==> flow/design.v <==
module DFF( input D ,input D1 ,output reg Q, input Write,input Write1, input Clk);
	always@(posedge Clk) 
	begin
	if(Write)
		begin
		Q<=D;
		end
	else if(Write1)
		begin
		Q<=D1;
		end
	else
		Q<=Q;
	end
endmodule
module Register(input[15:0] in_Reg,input[15:0] in_Reg1, output [15:0] out_Reg, input reg_Write,input reg_Write1, input Clk);
	DFF D0(in_Reg[0],in_Reg1[0],out_Reg[0],reg_Write,reg_Write1,Clk);
	DFF D1(in_Reg[1],in_Reg1[1],out_Reg[1],reg_Write,reg_Write1,Clk);
	DFF D2(in_Reg[2],in_Reg1[2],out_Reg[2],reg_Write,reg_Write1,Clk);
	DFF D3(in_Reg[3],in_Reg1[3],out_Reg[3],reg_Write,reg_Write1,Clk);
	DFF D4(in_Reg[4],in_Reg1[4],out_Reg[4],reg_Write,reg_Write1,Clk);
	DFF D5(in_Reg[5],in_Reg1[5],out_Reg[5],reg_Write,reg_Write1,Clk);
	DFF D6(in_Reg[6],in_Reg1[6],out_Reg[6],reg_Write,reg_Write1,Clk);
	DFF D7(in_Reg[7],in_Reg1[7],out_Reg[7],reg_Write,reg_Write1,Clk);
	DFF D8(in_Reg[8],in_Reg1[8],out_Reg[8],reg_Write,reg_Write1,Clk);
	DFF D9(in_Reg[9],in_Reg1[9],out_Reg[9],reg_Write,reg_Write1,Clk);
	DFF D10(in_Reg[10],in_Reg1[10],out_Reg[10],reg_Write,reg_Write1,Clk);
	DFF D11(in_Reg[11],in_Reg1[11],out_Reg[11],reg_Write,reg_Write1,Clk);
	DFF D12(in_Reg[12],in_Reg1[12],out_Reg[12],reg_Write,reg_Write1,Clk);
	DFF D13(in_Reg[13],in_Reg1[13],out_Reg[13],reg_Write,reg_Write1,Clk);
	DFF D14(in_Reg[14],in_Reg1[14],out_Reg[14],reg_Write,reg_Write1,Clk);
	DFF D15(in_Reg[15],in_Reg1[15],out_Reg[15],reg_Write,reg_Write1,Clk);
endmodule
module IRlt(input Clk, input [15:0] in_IR, input IR_Write, output [15:0] out_IR);
	Register IR(in_IR,16'd0,out_IR,IR_Write,1'b0,Clk);
endmodule
module Decoder3to8(DestReg, DecOut);
	input [2:0] DestReg;
	output reg [7:0] DecOut;
	always@(DestReg)
	casex(DestReg)
		3'b000: DecOut=8'b00000001;
		3'b001: DecOut=8'b00000010;
		3'b010: DecOut=8'b00000100;
		3'b011: DecOut=8'b00001000;
		3'b100: DecOut=8'b00010000;
		3'b101: DecOut=8'b00100000;
		3'b110: DecOut=8'b01000000;
		3'b111: DecOut=8'b10000000;
	endcase
endmodule
module Mux8to1(reg_Out1,reg_Out2,reg_Out3,reg_Out4,reg_Out5,reg_Out6,reg_Out7,reg_Out8,Bus,Src);
	input[15:0]reg_Out1,reg_Out2,reg_Out3,reg_Out4,reg_Out5,reg_Out6,reg_Out7,reg_Out8;
	input[2:0]Src;
	output reg [15:0]Bus;
	always@(reg_Out1,reg_Out2,reg_Out3,reg_Out4,reg_Out5,reg_Out6,reg_Out7,reg_Out8 ,Src)
	begin
	case(Src)
		3'b000:Bus=reg_Out1;
		3'b001:Bus=reg_Out2;
		3'b010:Bus=reg_Out3;
		3'b011:Bus=reg_Out4;
		3'b100:Bus=reg_Out5;
		3'b101:Bus=reg_Out6;
		3'b110:Bus=reg_Out7;
		3'b111:Bus=reg_Out8;
	endcase
	end
endmodule
module RegFile(SrcA, SrcB,SrcC, DestReg, WriteData,WriteData1, OutBusA, OutBusB,OutBusC,reg_Write,reg_Write1, Clk);
	input [2:0]SrcA, SrcB,SrcC, DestReg;
	input Clk,reg_Write,reg_Write1;
	input [15:0]WriteData,WriteData1;
	output[15:0]OutBusA, OutBusB,OutBusC;
	wire [7:0]DecOut,DecOut1,Array,Array1;
	wire [15:0]out_Reg1,out_Reg2,out_Reg3,out_Reg4,out_Reg5,out_Reg6,out_Reg7,out_Reg8;
	wire [2:0]out;
		Register R1(16'd1,WriteData1,out_Reg1,1'b1,1'b0,Clk);
		Register R2(16'd3,WriteData1,out_Reg2,1'b1,1'b0,Clk);
		Register R3(16'd4,WriteData1,out_Reg3,1'b1,1'b0,Clk);
		Register R4(16'd15,WriteData1,out_Reg4,1'b1,1'b0,Clk);
		Register R5(WriteData,WriteData1,out_Reg5,Array[4],Array1[4],Clk);
		Register R6(WriteData,WriteData1,out_Reg6,Array[5],Array1[5],Clk);
		Register R7(WriteData,WriteData1,out_Reg7,Array[6],Array1[6],Clk);
		Register R8(WriteData,WriteData1,out_Reg8,Array[7],Array1[7],Clk);
		Decoder3to8 dec(DestReg,DecOut);
		Decoder3to8 dec1(SrcA,DecOut1);
		and (Array1[0],DecOut1[0],reg_Write1);
		and (Array1[1],DecOut1[1],reg_Write1);
		and (Array1[2],DecOut1[2],reg_Write1);
		and (Array1[3],DecOut1[3],reg_Write1);
		and (Array1[4],DecOut1[4],reg_Write1);
		and (Array1[5],DecOut1[5],reg_Write1);
		and (Array1[6],DecOut1[6],reg_Write1);
		and (Array1[7],DecOut1[7],reg_Write1);
		and (Array[0],DecOut[0],reg_Write);
		and (Array[1],DecOut[1],reg_Write);
		and (Array[2],DecOut[2],reg_Write);
		and (Array[3],DecOut[3],reg_Write);
		and (Array[4],DecOut[4],reg_Write);
		and (Array[5],DecOut[5],reg_Write);
		and (Array[6],DecOut[6],reg_Write);
		and (Array[7],DecOut[7],reg_Write);
		Mux8to1 m(out_Reg1,out_Reg2,out_Reg3,out_Reg4,out_Reg5,out_Reg6,out_Reg7,out_Reg8,OutBusA,SrcA);
		Mux8to1 m1(out_Reg1,out_Reg2,out_Reg3,out_Reg4,out_Reg5,out_Reg6,out_Reg7,out_Reg8,OutBusB,SrcB);
		Mux8to1 m2(out_Reg1,out_Reg2,out_Reg3,out_Reg4,out_Reg5,out_Reg6,out_Reg7,out_Reg8,OutBusC,SrcC);
endmodule
module Mux2to1(input control, input[15:0] in0, input[15:0] in1, output reg[15:0] out);
always @ (in0 or in1 or control) begin
	case(control)
		1'b0: out=in0;
		1'b1: out=in1;
	endcase
end
endmodule
module Mux4to1(input[1:0] control, input[15:0] in0, input[15:0] in1, input[15:0] in2, input[15:0] in3, output reg[15:0] out);
always @ (control or in0 or in1 or in2 or in3) begin
	case(control)
		2'b00: out=in0;
		2'b01: out=in1;
		2'b10: out=in2;
		2'b11: out=in3;
	endcase
end
endmodule
module Mux4to1_3bit(input [2:0]Src1,input [2:0]Src2, input [1:0]index,output reg [2:0]out);
	always@(Src1,Src2,index)
	begin
	case(index)
		2'b00:out=Src1;
		2'b10:out=Src2;
		2'b01:out=Src1;
		2'b11:out=Src1;
endcase
end
endmodule
module Mux5to1(input[2:0] control, input[15:0] in0, input[15:0] in1, input[15:0] in2, input[15:0] in3, input[15:0] in4, output reg[15:0] out);
always @ (control or in0 or in1 or in2 or in3 or in4) begin
	case(control)
		3'b000: out=in0;
		3'b001: out=in1;
		3'b010: out=in2;
		3'b011: out=in3;
		3'b100: out=in4;
		default: out=0;
	endcase
end
endmodule
module Sext6b(input[5:0] in, output reg[15:0] out);
	always @ (in)
		out = {in[5],in[5],in[5],in[5],in[5],in[5],in[5],in[5],in[5],in[5],in[5],in};
endmodule
module Sext3b(input[2:0] in, output reg[15:0] out);
	always @ (in)
		out = {in[2],in[2],in[2],in[2],in[2],in[2],in[2],in[2],in[2],in[2],in[2],in[2],in[2],in};
endmodule
module Zext6b(input[5:0] in, output reg[15:0] out);
	always @ (in)
		out = {1'b0,1'b0,1'b0,1'b0,1'b0,1'b0,1'b0,1'b0,1'b0,1'b0,in};
endmodule
module shiftconcat (input[15:0] in1, input[11:0] in2, output reg[15:0] out);
reg[11:0] temp;
always @ (in1,in2) begin
	out = {in1[15:13],in2,1'b0};
end
endmodule 
module shift1 (input[15:0] in, output[15:0]  out);
	assign out=in<<1;
endmodule
module ALU(input[3:0] aluop, input[15:0] A, input[15:0] B, input[15:0] C, output reg [15:0] LO, output reg[15:0] HI, output reg NZ);
	wire[15:0] out1; wire[15:0] out2;
	always @ (aluop,A,B,C) begin
		HI=0;
		LO=0;
		NZ=0;
		case(aluop)
			4'b0000: LO=A+B+C;
			4'b0001: LO=A-B-C;
			4'b0010: LO=A+B-C;
			4'b0011: begin
						if (C==16'd0) begin
							LO=16'hffff;
							HI=B;
						end
						else begin
							LO=B/C; 
							HI=B%C;
						end
					 end
			4'b0100: LO=A+B+C;
			4'b0101: LO=A<<C;
			4'b0110: LO=A>>C;
			4'b0111: LO=$signed(A)>>>C;
			4'b1000: LO=C+A;
			4'b1001: LO=C+A;
			4'b1010: begin
						if (A!=B)
							NZ=1;
						end
			4'b1011: LO = A|C;
			4'b1100: LO = A+C; 
			4'b1101: LO = B+C;  
			4'b1111: LO = A+B;
			default: ;
		endcase
	end
endmodule
module ctrlckt(input clk,
input reset,
input [3:0] opcode,
output reg w1,
output reg w2,
output reg pcwritecond,
output reg pcwrite,
output reg iord,
output reg memread,
output reg memwrite,
output reg [1:0] memtoreg,
output reg irwrite,
output reg A,
output reg B,
output reg [2:0] C,
output reg [1:0] pcsource,
output reg [3:0] aluop,
output reg ccpcinit,
output reg [3:0]opcodereg,
output reg [2:0]curstate);
always@(posedge clk)
	begin
	if(reset) begin
		curstate<=3'b000;
		w1<=1'b0;
		w2<=1'b0;
		pcwritecond<=1'b0;
		pcwrite<=1'b0;
		iord<=1'b0;
		memread<=1'b0;
		memwrite<=1'b0;
		memtoreg<=2'b00;
		irwrite<=1'b0;
		A<=1'b0;
		B<=1'b0;
		C<=3'b000;
		pcsource<=2'b00;
		aluop<=4'b0000;
		ccpcinit<=1;
	end
	else begin
		ccpcinit<=0;
		if(curstate==3'b000)
			begin
			curstate<=3'b001;
			w1<=1'b0;
			w2<=1'b0;
			pcwritecond<=1'b0;
			pcwrite<=1'b1;
			iord<=1'b0;
			memread<=1'b1;
			memwrite<=1'b0;
			memtoreg<=2'b00;
			irwrite<=1'b1;
			A<=1'b0;
			B<=1'b0;
			C<=3'b000;
			pcsource<=2'b00;
			aluop<=4'b1111;  
		end
		else if(curstate==3'b001)
			begin
			opcodereg<=opcode;
			curstate<=3'b010;
			w1<=1'b0;
			w2<=1'b0;
			pcwritecond<=1'b0;
			pcwrite<=1'b0;
			iord<=1'b0;
			memread<=1'b0;
			memwrite<=1'b0;
			memtoreg<=2'b00;
			irwrite<=1'b0;
			A<=1'b0;
			B<=1'b0;
			C<=3'b001;
			pcsource<=2'b00;
			aluop<=4'b1100;  
		end
		else if(curstate==3'b010)
			begin
				if(opcode==4'b0000)
				begin
					curstate<=3'b011;
					w1<=1'b0;
					w2<=1'b0;
					pcwritecond<=1'b0;
					pcwrite<=1'b0;
					iord<=1'b0;
					memread<=1'b0;
					memwrite<=1'b0;
					memtoreg<=2'b00;
					irwrite<=1'b0;
					A<=1'b1;
					B<=1'b1;
					C<=3'b000;
					pcsource<=2'b00;
					aluop<=4'b0000;
				end
				else if(opcode==4'b0001)
				begin
					curstate<=3'b011;
					w1<=1'b0;
					w2<=1'b0;
					pcwritecond<=1'b0;
					pcwrite<=1'b0;
					iord<=1'b0;
					memread<=1'b0;
					memwrite<=1'b0;
					memtoreg<=2'b00;
					irwrite<=1'b0;
					A<=1'b1;
					B<=1'b1;
					C<=3'b000;
					pcsource<=2'b00;
					aluop<=4'b0001;
				end
				else if (opcode==4'b0010)
				begin
					curstate<=3'b011;
					w1<=1'b0;
					w2<=1'b0;
					pcwritecond<=1'b0;
					pcwrite<=1'b0;
					iord<=1'b0;
					memread<=1'b0;
					memwrite<=1'b0;
					memtoreg<=2'b00;
					irwrite<=1'b0;
					A<=1'b1;
					B<=1'b1;
					C<=3'b000;
					pcsource<=2'b00;
					aluop<=4'b0010;
				end
				else if (opcode==4'b0011)
				begin
					curstate<=3'b011;
					w1<=1'b0;
					w2<=1'b0;
					pcwritecond<=1'b0;
					pcwrite<=1'b0;
					iord<=1'b0;
					memread<=1'b0;
					memwrite<=1'b0;
					memtoreg<=2'b00;
					irwrite<=1'b0;
					A<=1'b1;
					B<=1'b1;
					C<=3'b000;
					pcsource<=2'b00;
					aluop<=4'b0011;
				end
				else if(opcode == 4'b0100)
				begin
					curstate<=3'b011;
					w1<=1'b0;
					w2<=1'b0;
					pcwritecond<=1'b0;
					pcwrite<=1'b0;
					iord<=1'b0;
					memread<=1'b0;
					memwrite<=1'b0;
					memtoreg<=2'b00;
					irwrite<=1'b0;
					A<=1'b1;
					B<=1'b1;
					C<=3'b011;
					pcsource<=2'b00;
					aluop<=4'b0100;
				end
				else if(opcode==4'b0101)
				begin
					curstate<=3'b011;
					w1<=1'b0;
					w2<=1'b0;
					pcwritecond<=1'b0;
					pcwrite<=1'b0;
					iord<=1'b0;
					memread<=1'b0;
					memwrite<=1'b0;
					memtoreg<=2'b00;
					irwrite<=1'b0;
					A<=1'b1;
					B<=1'b1;
					C<=3'b011;
					pcsource<=2'b00;
					aluop<=4'b0101;
				end
				else if (opcode==4'b0110)
				begin
					curstate<=3'b011;
					w1<=1'b0;
					w2<=1'b0;
					pcwritecond<=1'b0;
					pcwrite<=1'b0;
					iord<=1'b0;
					memread<=1'b0;
					memwrite<=1'b0;
					memtoreg<=2'b00;
					irwrite<=1'b0;
					A<=1'b1;
					B<=1'b1;
					C<=3'b011;
					pcsource<=2'b00;
					aluop<=4'b0110;
				end
				else if (opcode == 4'b0111)
				begin
					curstate<=3'b011;
					w1<=1'b0;
					w2<=1'b0;
					pcwritecond<=1'b0;
					pcwrite<=1'b0;
					iord<=1'b0;
					memread<=1'b0;
					memwrite<=1'b0;
					memtoreg<=2'b00;
					irwrite<=1'b0;
					A<=1'b1;
					B<=1'b1;
					C<=3'b011;
					pcsource<=2'b00;
					aluop<=4'b0111;
				end
				else if (opcode==4'b1000)
				begin
					curstate<=3'b011;
					w1<=1'b0;
					w2<=1'b0;
					pcwritecond<=1'b0;
					pcwrite<=1'b0;
					iord<=1'b0;
					memread<=1'b0;
					memwrite<=1'b0;
					memtoreg<=2'b00;
					irwrite<=1'b0;
					A<=1'b1;
					B<=1'b0;
					C<=3'b010;
					pcsource<=2'b00;
					aluop<=4'b1000;
				end
				else if(opcode==4'b1001)
				begin
					curstate<=3'b011;
					w1<=1'b0;
					w2<=1'b0;
					pcwritecond<=1'b0;
					pcwrite<=1'b0;
					iord<=1'b0;
					memread<=1'b0;
					memwrite<=1'b0;
					memtoreg<=2'b00;
					irwrite<=1'b0;
					A<=1'b1;
					B<=1'b0;
					C<=3'b010;
					pcsource<=2'b00;
					aluop<=4'b1001;
				end
				else if (opcode==4'b1010)
				begin
					curstate<=3'b000;
					w1<=1'b0;
					w2<=1'b0;
					pcwritecond<=1'b1;
					pcwrite<=1'b0;
					iord<=1'b0;
					memread<=1'b0;
					memwrite<=1'b0;
					memtoreg<=2'b00;
					irwrite<=1'b0;
					A<=1'b1;
					B<=1'b1;
					C<=3'b010;
					pcsource<=2'b10;
					aluop<=4'b1010;
				end
				else if(opcode==4'b1011)
				begin
					curstate<=3'b011;
					w1<=1'b0;
					w2<=1'b0;
					pcwritecond<=1'b0;
					pcwrite<=1'b0;
					iord<=1'b0;
					memread<=1'b0;
					memwrite<=1'b0;
					memtoreg<=2'b00;
					irwrite<=1'b0;
					A<=1'b1;
					B<=1'b0;
					C<=3'b100;
					pcsource<=2'b00;
					aluop<=4'b1011;
				end
				else if(opcode==4'b1100)
				begin
					curstate<=3'b000;
					w1<=1'b0;
					w2<=1'b0;
					pcwritecond<=1'b0;
					pcwrite<=1'b1;
					iord<=1'b0;
					memread<=1'b0;
					memwrite<=1'b0;
					memtoreg<=2'b00;
					irwrite<=1'b0;
					A<=1'b1;
					B<=1'b0;
					C<=3'b010;
					pcsource<=2'b01;
					aluop<=4'b1100;
				end
				else if(opcode == 4'b1101)
				begin
					curstate<=3'b000;
					w1<=1'b1;
					w2<=1'b0;
					pcwritecond<=1'b0;
					pcwrite<=1'b1;
					iord<=1'b0;
					memread<=1'b0;
					memwrite<=1'b0;
					memtoreg<=2'b10;
					irwrite<=1'b0;
					A<=1'b1;
					B<=1'b0;
					C<=3'b010;
					pcsource<=2'b00;
					aluop<=4'b1100;
				end		
			end
		else if (curstate==3'b011)	
			begin
				if(opcode==4'b0000)
				begin
					curstate<=3'b000;
					w1<=1'b1;
					w2<=1'b0;
					pcwritecond<=1'b0;
					pcwrite<=1'b0;
					iord<=1'b0;
					memread<=1'b0;
					memwrite<=1'b0;
					memtoreg<=2'b01;
					irwrite<=1'b0;
					A<=1'b0;
					B<=1'b0;
					C<=3'b000;
					pcsource<=2'b00;
					aluop<=4'b1110;
				end	
				else if (opcode==4'b0001)
				begin
					curstate<=3'b000;
					w1<=1'b1;
					w2<=1'b0;
					pcwritecond<=1'b0;
					pcwrite<=1'b0;
					iord<=1'b0;
					memread<=1'b0;
					memwrite<=1'b0;
					memtoreg<=2'b01;
					irwrite<=1'b0;
					A<=1'b0;
					B<=1'b0;
					C<=3'b000;
					pcsource<=2'b00;
					aluop<=4'b1110;
				end
				else if(opcode == 4'b0010)
				begin
					curstate<=3'b000;
					w1<=1'b1;
					w2<=1'b0;
					pcwritecond<=1'b0;
					pcwrite<=1'b0;
					iord<=1'b0;
					memread<=1'b0;
					memwrite<=1'b0;
					memtoreg<=2'b01;
					irwrite<=1'b0;
					A<=1'b0;
					B<=1'b0;
					C<=3'b000;
					pcsource<=2'b00;
					aluop<=4'b1110;
				end
				else if(opcode==4'b0011)
				begin
					curstate<=3'b000;
					w1<=1'b1;
					w2<=1'b1;
					pcwritecond<=1'b0;
					pcwrite<=1'b0;
					iord<=1'b0;
					memread<=1'b0;
					memwrite<=1'b0;
					memtoreg<=2'b01;
					irwrite<=1'b0;
					A<=1'b0;
					B<=1'b0;
					C<=3'b000;
					pcsource<=2'b00;
					aluop<=4'b1110;
				end
				else if(opcode==4'b0100)
				begin
					curstate<=3'b000;
					w1<=1'b1;
					w2<=1'b0;
					pcwritecond<=1'b0;
					pcwrite<=1'b0;
					iord<=1'b0;
					memread<=1'b0;
					memwrite<=1'b0;
					memtoreg<=2'b01;
					irwrite<=1'b0;
					A<=1'b1;
					B<=1'b0;
					C<=3'b100;
					pcsource<=2'b00;
					aluop<=4'b1110;
				end
				else if(opcode==4'b0101)
				begin
					curstate<=3'b000;
					w1<=1'b1;
					w2<=1'b0;
					pcwritecond<=1'b0;
					pcwrite<=1'b0;
					iord<=1'b0;
					memread<=1'b0;
					memwrite<=1'b0;
					memtoreg<=2'b01;
					irwrite<=1'b0;
					A<=1'b1;
					B<=1'b0;
					C<=3'b100;
					pcsource<=2'b00;
					aluop<=4'b1110;
				end
				else if(opcode==4'b0110)
				begin
					curstate<=3'b000;
					w1<=1'b1;
					w2<=1'b0;
					pcwritecond<=1'b0;
					pcwrite<=1'b0;
					iord<=1'b0;
					memread<=1'b0;
					memwrite<=1'b0;
					memtoreg<=2'b01;
					irwrite<=1'b0;
					A<=1'b1;
					B<=1'b0;
					C<=3'b100;
					pcsource<=2'b00;
					aluop<=4'b1110;
				end
				else if(opcode==4'b0111)
				begin
					curstate<=3'b000;
					w1<=1'b1;
					w2<=1'b0;
					pcwritecond<=1'b0;
					pcwrite<=1'b0;
					iord<=1'b0;
					memread<=1'b0;
					memwrite<=1'b0;
					memtoreg<=2'b01;
					irwrite<=1'b0;
					A<=1'b1;
					B<=1'b0;
					C<=3'b100;
					pcsource<=2'b00;
					aluop<=4'b1110;
				end
				else if(opcode==4'b1000)
				begin
					curstate<=3'b100;
					w1<=1'b0;
					w2<=1'b0;
					pcwritecond<=1'b0;
					pcwrite<=1'b0;
					iord<=1'b1;
					memread<=1'b1;
					memwrite<=1'b0;
					memtoreg<=2'b00;
					irwrite<=1'b0;
					A<=1'b0;
					B<=1'b0;
					C<=3'b100;
					pcsource<=2'b00;
					aluop<=4'b1110;
				end
				else if(opcode==4'b1001)
				begin
					curstate<=3'b000;
					w1<=1'b0;
					w2<=1'b0;
					pcwritecond<=1'b0;
					pcwrite<=1'b0;
					iord<=1'b1;
					memread<=1'b0;
					memwrite<=1'b1;
					memtoreg<=2'b00;
					irwrite<=1'b0;
					A<=1'b1;
					B<=1'b0;
					C<=3'b100;
					pcsource<=2'b00;
					aluop<=4'b1110;
					opcodereg<=opcode;
				end
				else if(opcode==4'b1011)
				begin
					curstate<=3'b000;
					w1<=1'b1;
					w2<=1'b0;
					pcwritecond<=1'b0;
					pcwrite<=1'b0;
					iord<=1'b0;
					memread<=1'b0;
					memwrite<=1'b0;
					memtoreg<=2'b01;
					irwrite<=1'b0;
					A<=1'b0;
					B<=1'b0;
					C<=3'b000;
					pcsource<=2'b00;
					aluop<=4'b1110;
				end
			end
		else if (curstate==3'b100) begin
			if(opcode==4'b1000)
			begin
				curstate<=3'b000;
				w1<=1'b1;
				w2<=1'b0;
				pcwritecond<=1'b0;
				pcwrite<=1'b0;
				iord<=1'b0;
				memread<=1'b0;
				memwrite<=1'b0;
				memtoreg<=2'b00;
				irwrite<=1'b0;
				A<=1'b0;
				B<=1'b0;
				C<=3'b000;
				pcsource<=2'b00;
				aluop<=4'b1110;
			end	
		end
	end	
end
endmodule
module WorkingFinal(input clk, input reset, input wire[15:0] mem_rdata, output wire[15:0] mem_addr, output wire[15:0] mem_wdata, output wire mem_we, output wire halt);
	wire[15:0] MemOut, IRout, AluOutLo, AluOutHi, ALUInA, ALUInB, ALUInC, PCin, PCout, MemAddr, OutBusB, DMRout, RegWD1;
	wire ccpcwrite, ccirwrite, ccA, ccB, ccw1;
	wire[2:0] ccC, RFinB, curstate;
	wire[3:0] opcodereg, ccaluop;
	wire[15:0] LOout,Bout, RegWD2,OutBusA,OutBusC,Aout,Cout,PCSrcIn1,AluSrcCIn1,AluSrcCIn2,AluSrcCIn3,AluSrcCIn4;
	wire wNZ, wire1, PCwrite1,ccw2,ccpcwritecond,cciord,ccmemread,ccmemwrite,ccpcinit;
	wire[1:0] ccpcsource,ccmemtoreg;
	ctrlckt  cc (clk,reset,IRout[15:12],ccw1,ccw2,ccpcwritecond,ccpcwrite,cciord,ccmemread,ccmemwrite,ccmemtoreg,ccirwrite,ccA,ccB,ccC,ccpcsource,ccaluop,ccpcinit,opcodereg,curstate);
	and(wire1,ccpcwritecond,wNZ);
	or(PCwrite1,wire1,ccpcwrite);
	Register PC (PCin,16'd0,PCout,PCwrite1,ccpcinit,clk);
	Mux2to1 IorD (cciord,PCout,LOout,MemAddr);
	assign mem_addr = MemAddr;
	assign mem_wdata = Bout;
	assign mem_we = ccmemwrite;
	assign MemOut = mem_rdata;
	assign halt = (curstate == 3'b010) && (IRout[15:13] == 3'b111);
	IRlt ir1(clk,MemOut,ccirwrite,IRout);
	Register DMR(MemOut,16'd0,DMRout,1'b1,1'b0,clk);
	Mux4to1 MemToReg(ccmemtoreg,DMRout,LOout,PCout,16'd1,RegWD1);
	Mux4to1_3bit m4to13bit (IRout[5:3],IRout[11:9],IRout[15:14],RFinB);
	RegFile rfile1 (IRout[8:6],RFinB,IRout[2:0],IRout[11:9],RegWD1,RegWD2,OutBusA,OutBusB,OutBusC,ccw1,ccw2,clk);
	Register RegAluSrcA(OutBusA,16'd0,Aout,1'b1,1'b0,clk);
	Register RegAluSrcB(OutBusB,16'd0,Bout,1'b1,1'b0,clk);
	Register RegAluSrcC(OutBusC,16'd0,Cout,1'b1,1'b0,clk);
	shiftconcat conc (PCout,IRout[11:0],PCSrcIn1);
	Sext6b s6b (IRout[5:0], AluSrcCIn2);
	shift1 sh1 (AluSrcCIn2,AluSrcCIn1);
	Sext3b s3b (IRout[2:0], AluSrcCIn3);
	Zext6b z6b (IRout[5:0],AluSrcCIn4);
	Mux2to1 AluSrcA(ccA, PCout, Aout, ALUInA);
	Mux2to1 AluSrcB(ccB, 16'd2, Bout,ALUInB);
	Mux5to1 AluSrcC(ccC, Cout, AluSrcCIn1, AluSrcCIn2, AluSrcCIn3, AluSrcCIn4, ALUInC);
	ALU alu (ccaluop, ALUInA,ALUInB,ALUInC, AluOutLo,AluOutHi,wNZ);
	Register HI(AluOutHi,16'd0,RegWD2,1'b1,ccpcinit,clk);
	Register LO(AluOutLo,16'd0,LOout,1'b1,ccpcinit,clk);
	Mux4to1 PCSrc (ccpcsource,AluOutLo,PCSrcIn1,LOout,16'd1,PCin);
endmodule
* Step by step through the tools: WorkingFinal *
What the tools print for WorkingFinal, step after step.
Lines are those of the file above, counted from 1.
Library cell names are shortened.
Not given: -

set-up
  top = WorkingFinal
  clock = clk
  standard-cell library = sky130hd
  corner = tt_025C_1v80

* Word level *
Yosys after proc, flatten, opt, wreduce and memory -nomap, before mapping. Print and check cells are not counted. Equal cells are merged and count once.
Yosys's memory passes give these memory sizes; they may raise the number of words (mostly to a power of two), join words into wider ones and drop unused or constant bits.

operators by class
  $add $sub $neg = 7
  div/mod/pow operators = 2
  equal/unequal tests = 68
  shift operators = 3
  multiplexer cells = 472
  bitwise gates (word level) = 14
  reduce/logical cells = 38

operators with widths
  operator                                      count
  parallel mux 16 bit (select 8 bit)            3
  2-to-1 mux 1 bit                              314
  divider 16 x 16 -> 16 bit                     1
  modulo 16 x 16 -> 16 bit                      1
  parallel mux 16 bit (select 11 bit)           1
  2-to-1 mux 3 bit                              57
  parallel mux 16 bit (select 4 bit)            2
  2-to-1 mux 4 bit                              31
  2-to-1 mux 2 bit                              57
  parallel mux 16 bit (select 2 bit)            3
  parallel mux 16 bit (select 5 bit)            1
  adder 16 bit                                  4
  equality test 4 bit with constant B           13
  subtractor 16 bit                             3
  equality test 3 bit with constant B           15
  equality test 4 x 3 -> 1 bit with constant B  8
  2-to-1 mux 16 bit                             2
  equality test 3 x 2 -> 1 bit with constant B  10
  nonzero test 14 bit                           2
  != test 16 bit                                1
  OR 16 bit                                     1
  left shift 16 x 16 -> 16 bit                  1
  >> shifter 16 x 16 -> 16 bit                  1
  >>> shifter 16 x 16 -> 16 bit                 1
  zero test 16 bit                              1
  nonzero test 16 bit                           1
  equality test 4 x 2 -> 1 bit with constant B  4
  nonzero test 15 bit                           1

Other operator kinds: 23; their cells: 64.

storage and ports
  register bits = 216
  bits in read-only memories = 128
  clocked read ports x word width = 16
  memory cells = 2
  input port bits = 18

memory list
  name             depth  bits a word  rd ports  wr ports  RTL line  RTL
  (no name shown)  8      8            1         0         41        casex(DestReg)
  (no name shown)  8      8            1         0         41

* Depth *
Longest topological path by Yosys (ltp), each cell counted once; first at word level (registers and memories cut), then after technology mapping (sequential cells cut; the memories' decode and read muxes count).

logic depth
  depth in word-level cells = 18
  ABC_AREA = 0
  mapped depth = 140

* Mapped cells and area *
The flow's flattened synthesis, as Yosys stat reports it; memories are mapped. The netlist is that of the ABC_AREA named above (0 if unset); the other value can give another one.
Totals and module areas in this step are rounded.

synthesis totals
  cells in the netlist = 2990
  synthesis area = 0.024 mm2
  sequential part of the area = 0.0057 mm2
  flip-flops = 238
  buffer cells = 168

cell types
  cell      count  area in all (um2)
  edfxtp_1  96     2.88E+03
  dfxtp_1   142    2.84E+03
  ha_1      198    2.48E+03
  a21oi_1   288    1.44E+03
  nor2_1    280    1.05E+03
  nand2_1   272    1.02E+03
  o21ai_0   155    775.744
  xnor2_1   80     700.672
  nor3_1    124    620.595
  mux2_2    53     596.822
  mux4_2    24     540.518
  clkbuf_1  142    533.011
  nand3_1   91     455.437
  mux2i_1   43     430.413
  inv_1     113    424.157
  a21o_1    56     420.403
  o21a_1    53     397.882
  fa_1      19     380.365

Not listed: further types 80, cells in them 761.
The figures by module come from a second, unflattened synthesis with its own total; it is not the netlist above.

second synthesis, totals
  cell total of the unflattened synthesis = 3822
  area total of the unflattened synthesis = 0.035 mm2

Rows give one instance, submodules left out.

modules
  module        times used  cells  area (mm2)  seq. area (mm2)
  ALU           1           2078   0.014       0
  DFF           256         3      0.000051    0.00003
  Mux8to1       3           177    0.0011      0
  ctrlckt       1           152    0.0014      0.0006
  Mux4to1       2           20     0.00042     0
  Mux2to1       3           18     0.00025     0
  Mux5to1       1           80     0.0007      0
  Decoder3to8   2           8      0.000065    0
  Zext6b        1           17     0.00012     0
  shift1        1           17     0.00012     0
  shiftconcat   1           17     0.00012     0
  Sext3b        1           16     0.00012     0
  Sext6b        1           16     0.00012     0
  Mux4to1_3bit  1           4      0.000059    0

Modules not listed: 4.

* Path before layout *
OpenSTA on the mapped netlist: ideal clock, no wires. The path of least setup slack (recovery checks aside). Input and output delay are each 20% of the period. Register names are those of the netlist, which keeps one name where synthesis merged equal registers.

timing after synthesis
  kind = reg2reg
  from = register cc.C
  to = register HI.D13.Q
  clock period = 30000 ps
  setup time = 118 ps
  arrival = 28528 ps
  data required time = 29882 ps
  slack = 1354 ps
  delay of the path = 28646 ps
  stages = 127
  path buffers = 16
  synthesis period reached = 28646 ps

"delay of the path" = arrival - input delay + setup time.
"stages": output pins that drive a net of the path, with the launching flip-flop's if there is one; two outputs of one cell count as two.
"synthesis period reached" = period - worst setup slack (recovery checks aside). The figure is calculated, with input and output delays left at 20% of the set period.
Where an end lacks its bit number, it is one bit of the signal, or one of the new flip-flops if synthesis recoded a state register.
At most two assigning lines are given for a register; there are more.

on the way, after synthesis
  path through = dfxtp_1 > clkbuf_1 > or3_1 > a21oi_1 > clkbuf_1 > buf_1 > ha_1 > or3_1 > nor2_1 > a31oi_1 > a211oi_1 > a221o_1 > inv_1 > ha_1 > o211ai_1 > nand2_1 > nand2_1 > or4_1 > (+91 left out) > nor3_1 > a211oi_1 > nor4_1 > nor3_1 > nor3b_1 > clkbuf_1 > clkbuf_1 > mux2_2 > ha_1 > or3_1 > o21ba_2 > a21oi_1 > a31o_2 > a31oi_1 > clkbuf_1 > nor2_1 > nand2_1 > o2111a_1

ends and longest elaborated chain, after synthesis
  what                RTL line  RTL
  start: declaration  222       output reg [2:0] C,
  start: assignment   243       C<=3'b000;
  start: assignment   264       C<=3'b000;
  end: assignment     6         Q<=D;
  end: assignment     10        Q<=D1;
  end: declaration    1         module DFF( input D ,input D1 ,output reg Q, input Write,input Write1, input Clk);

No chain of elaborated cells between the ends is given.

* Worst path after layout *
From the final timing report of stored run 1: the path of least setup slack in the routed layout; clock arrival at registers is part of the times.
The report prints the path's times to 10 ps; the period is as set.

timing post-layout
  kind = reg2reg
  from = register RegAluSrcC.D9.Q
  to = register PC.D0.Q
  clock period = 30000 ps
  setup time = 250 ps
  arrival = 28750 ps
  data required time = 30270 ps
  slack = 1520 ps
  stages = 123
  path buffers = 5

Between the ends stands the longest chain of elaborated cells between them, by number of cells; it is not shown to be the way that was timed. Of several equally long chains one is given.
Each line given opens the expression or statement behind the cell; cells for indexed reads and writes are added by Yosys, which also makes memories of some case tables.
At most two assigning lines are given for a register; there are more.

on the way, post-layout
  path through = dfxtp_1 > or4_4 > o21ai_4 > nand4_4 > or2_1 > nor2_2 > a21oi_1 > a21oi_1 > ha_1 > or3_1 > nor2_1 > a31oi_1 > a211oi_1 > a221o_1 > inv_1 > ha_1 > o211ai_1 > nand2_1 > (+87 left out) > a211oi_2 > nor4_2 > nor3_2 > nor3b_2 > buf_4 > nor2_1 > a21oi_1 > fa_1 > a21oi_1 > o21ai_0 > o21ba_2 > a21oi_2 > a31o_2 > a31o_4 > nand2_1 > nand2_1 > nand3_1 > o2bb2ai_1
  length of the longest elaborated chain = 6
  elaborated cells on any way between the ends = 10
  source lines of those cells = 9
  classes of those cells = div (1); shift (3); mux (5); reduce/logical (1)

ends and longest elaborated chain, post-layout
  what                                 RTL line  RTL
  start: declaration                   1         module DFF( input D ,input D1 ,output reg Q, input Write,input Write1, input Clk);
  start: assignment                    6         Q<=D;
  start: assignment                    10        Q<=D1;
  parallel mux 16 bit (select 5 bit)   139       case(control)
  divider 16 x 16 -> 16 bit            186       LO=B/C;
  2-to-1 mux 16 bit                    181       if (C==16'd0) begin
  parallel mux 16 bit (select 11 bit)  176       case(aluop)
  parallel mux 16 bit (select 4 bit)   118       case(control)
  2-to-1 mux 1 bit                     4         if(Write)
  end: assignment                      6
  end: assignment                      10
  end: declaration                     1

Some nets on the timed path still bear RTL names; the line given drives or declares the net.

named nets, post-layout
  signal   RTL line
  LO.D0.D  176

==> results <==
Record of 4 stored runs of the RTL-to-layout flow on WorkingFinal, platform sky130hd. The runs are unordered. Constraints: input delay and output delay 20% of the set period each, output load 0.01 pF.
"reached clock period": clock period set for the run, less the worst setup slack. It is reckoned from that one timing run; input and output delays stay at 20% of the period that was set.
"critical path time": the worst setup path's part of the clock period (all of it between registers, 20% less for each end at a port) less its slack. A launch clock that arrives late makes it longer, a capture clock that arrives late makes it shorter.
"critical path time" is known to 10 ps.
Results are given in rounded form.
Settings: . = not set for that run.

name                                                     stored run 1  stored run 2  stored run 3  stored run 4
CAP_MARGIN                                               0             10            15            20
CORE_UTILIZATION                                         40            23            40            34
SLEW_MARGIN                                              0             5             0             20
period_ns                                                30.0          49.6          30.0          19.8
CORE_MARGIN                                              2             10            2             9
CELL_PAD_IN_SITES_DETAIL_PLACEMENT                       .             2             1             .
CELL_PAD_IN_SITES_GLOBAL_PLACEMENT                       .             2             2             .
CTS_CLUSTER_SIZE                                         .             87            .             .
HOLD_SLACK_MARGIN                                        .             0.19          .             .
MAX_ROUTING_LAYER                                        .             met4          .             .
MIN_ROUTING_LAYER                                        .             met1          .             met1
PLACE_DENSITY_LB_ADDON                                   .             0.02          0.02          .
CORE_ASPECT_RATIO                                        .             .             .             1.36
CTS_CLUSTER_DIAMETER                                     .             .             .             167
PLACE_DENSITY                                            .             .             .             0.5
SETUP_SLACK_MARGIN                                       .             .             .             0.12
smallest hold slack (ps)                                 450           460           460           460
worst setup slack after layout (ps)                      1500          14000         1500          -5600
area of the standard cells in the finished layout (mm2)  0.026         0.027         0.027         0.033
reached clock period (ps)                                28479         35865         28527         25439
chip area after synthesis (Yosys) (mm2)                  0.024         0.024         0.024         0.024
critical path time (ps)                                  28480         35870         28530         25440
worst path kind                                          reg2reg       reg2reg       reg2reg       reg2reg
die footprint (mm2)                                      0.061         0.12          0.061         0.08
sum of negative setup slack (ps)                         0             0             0             -110000
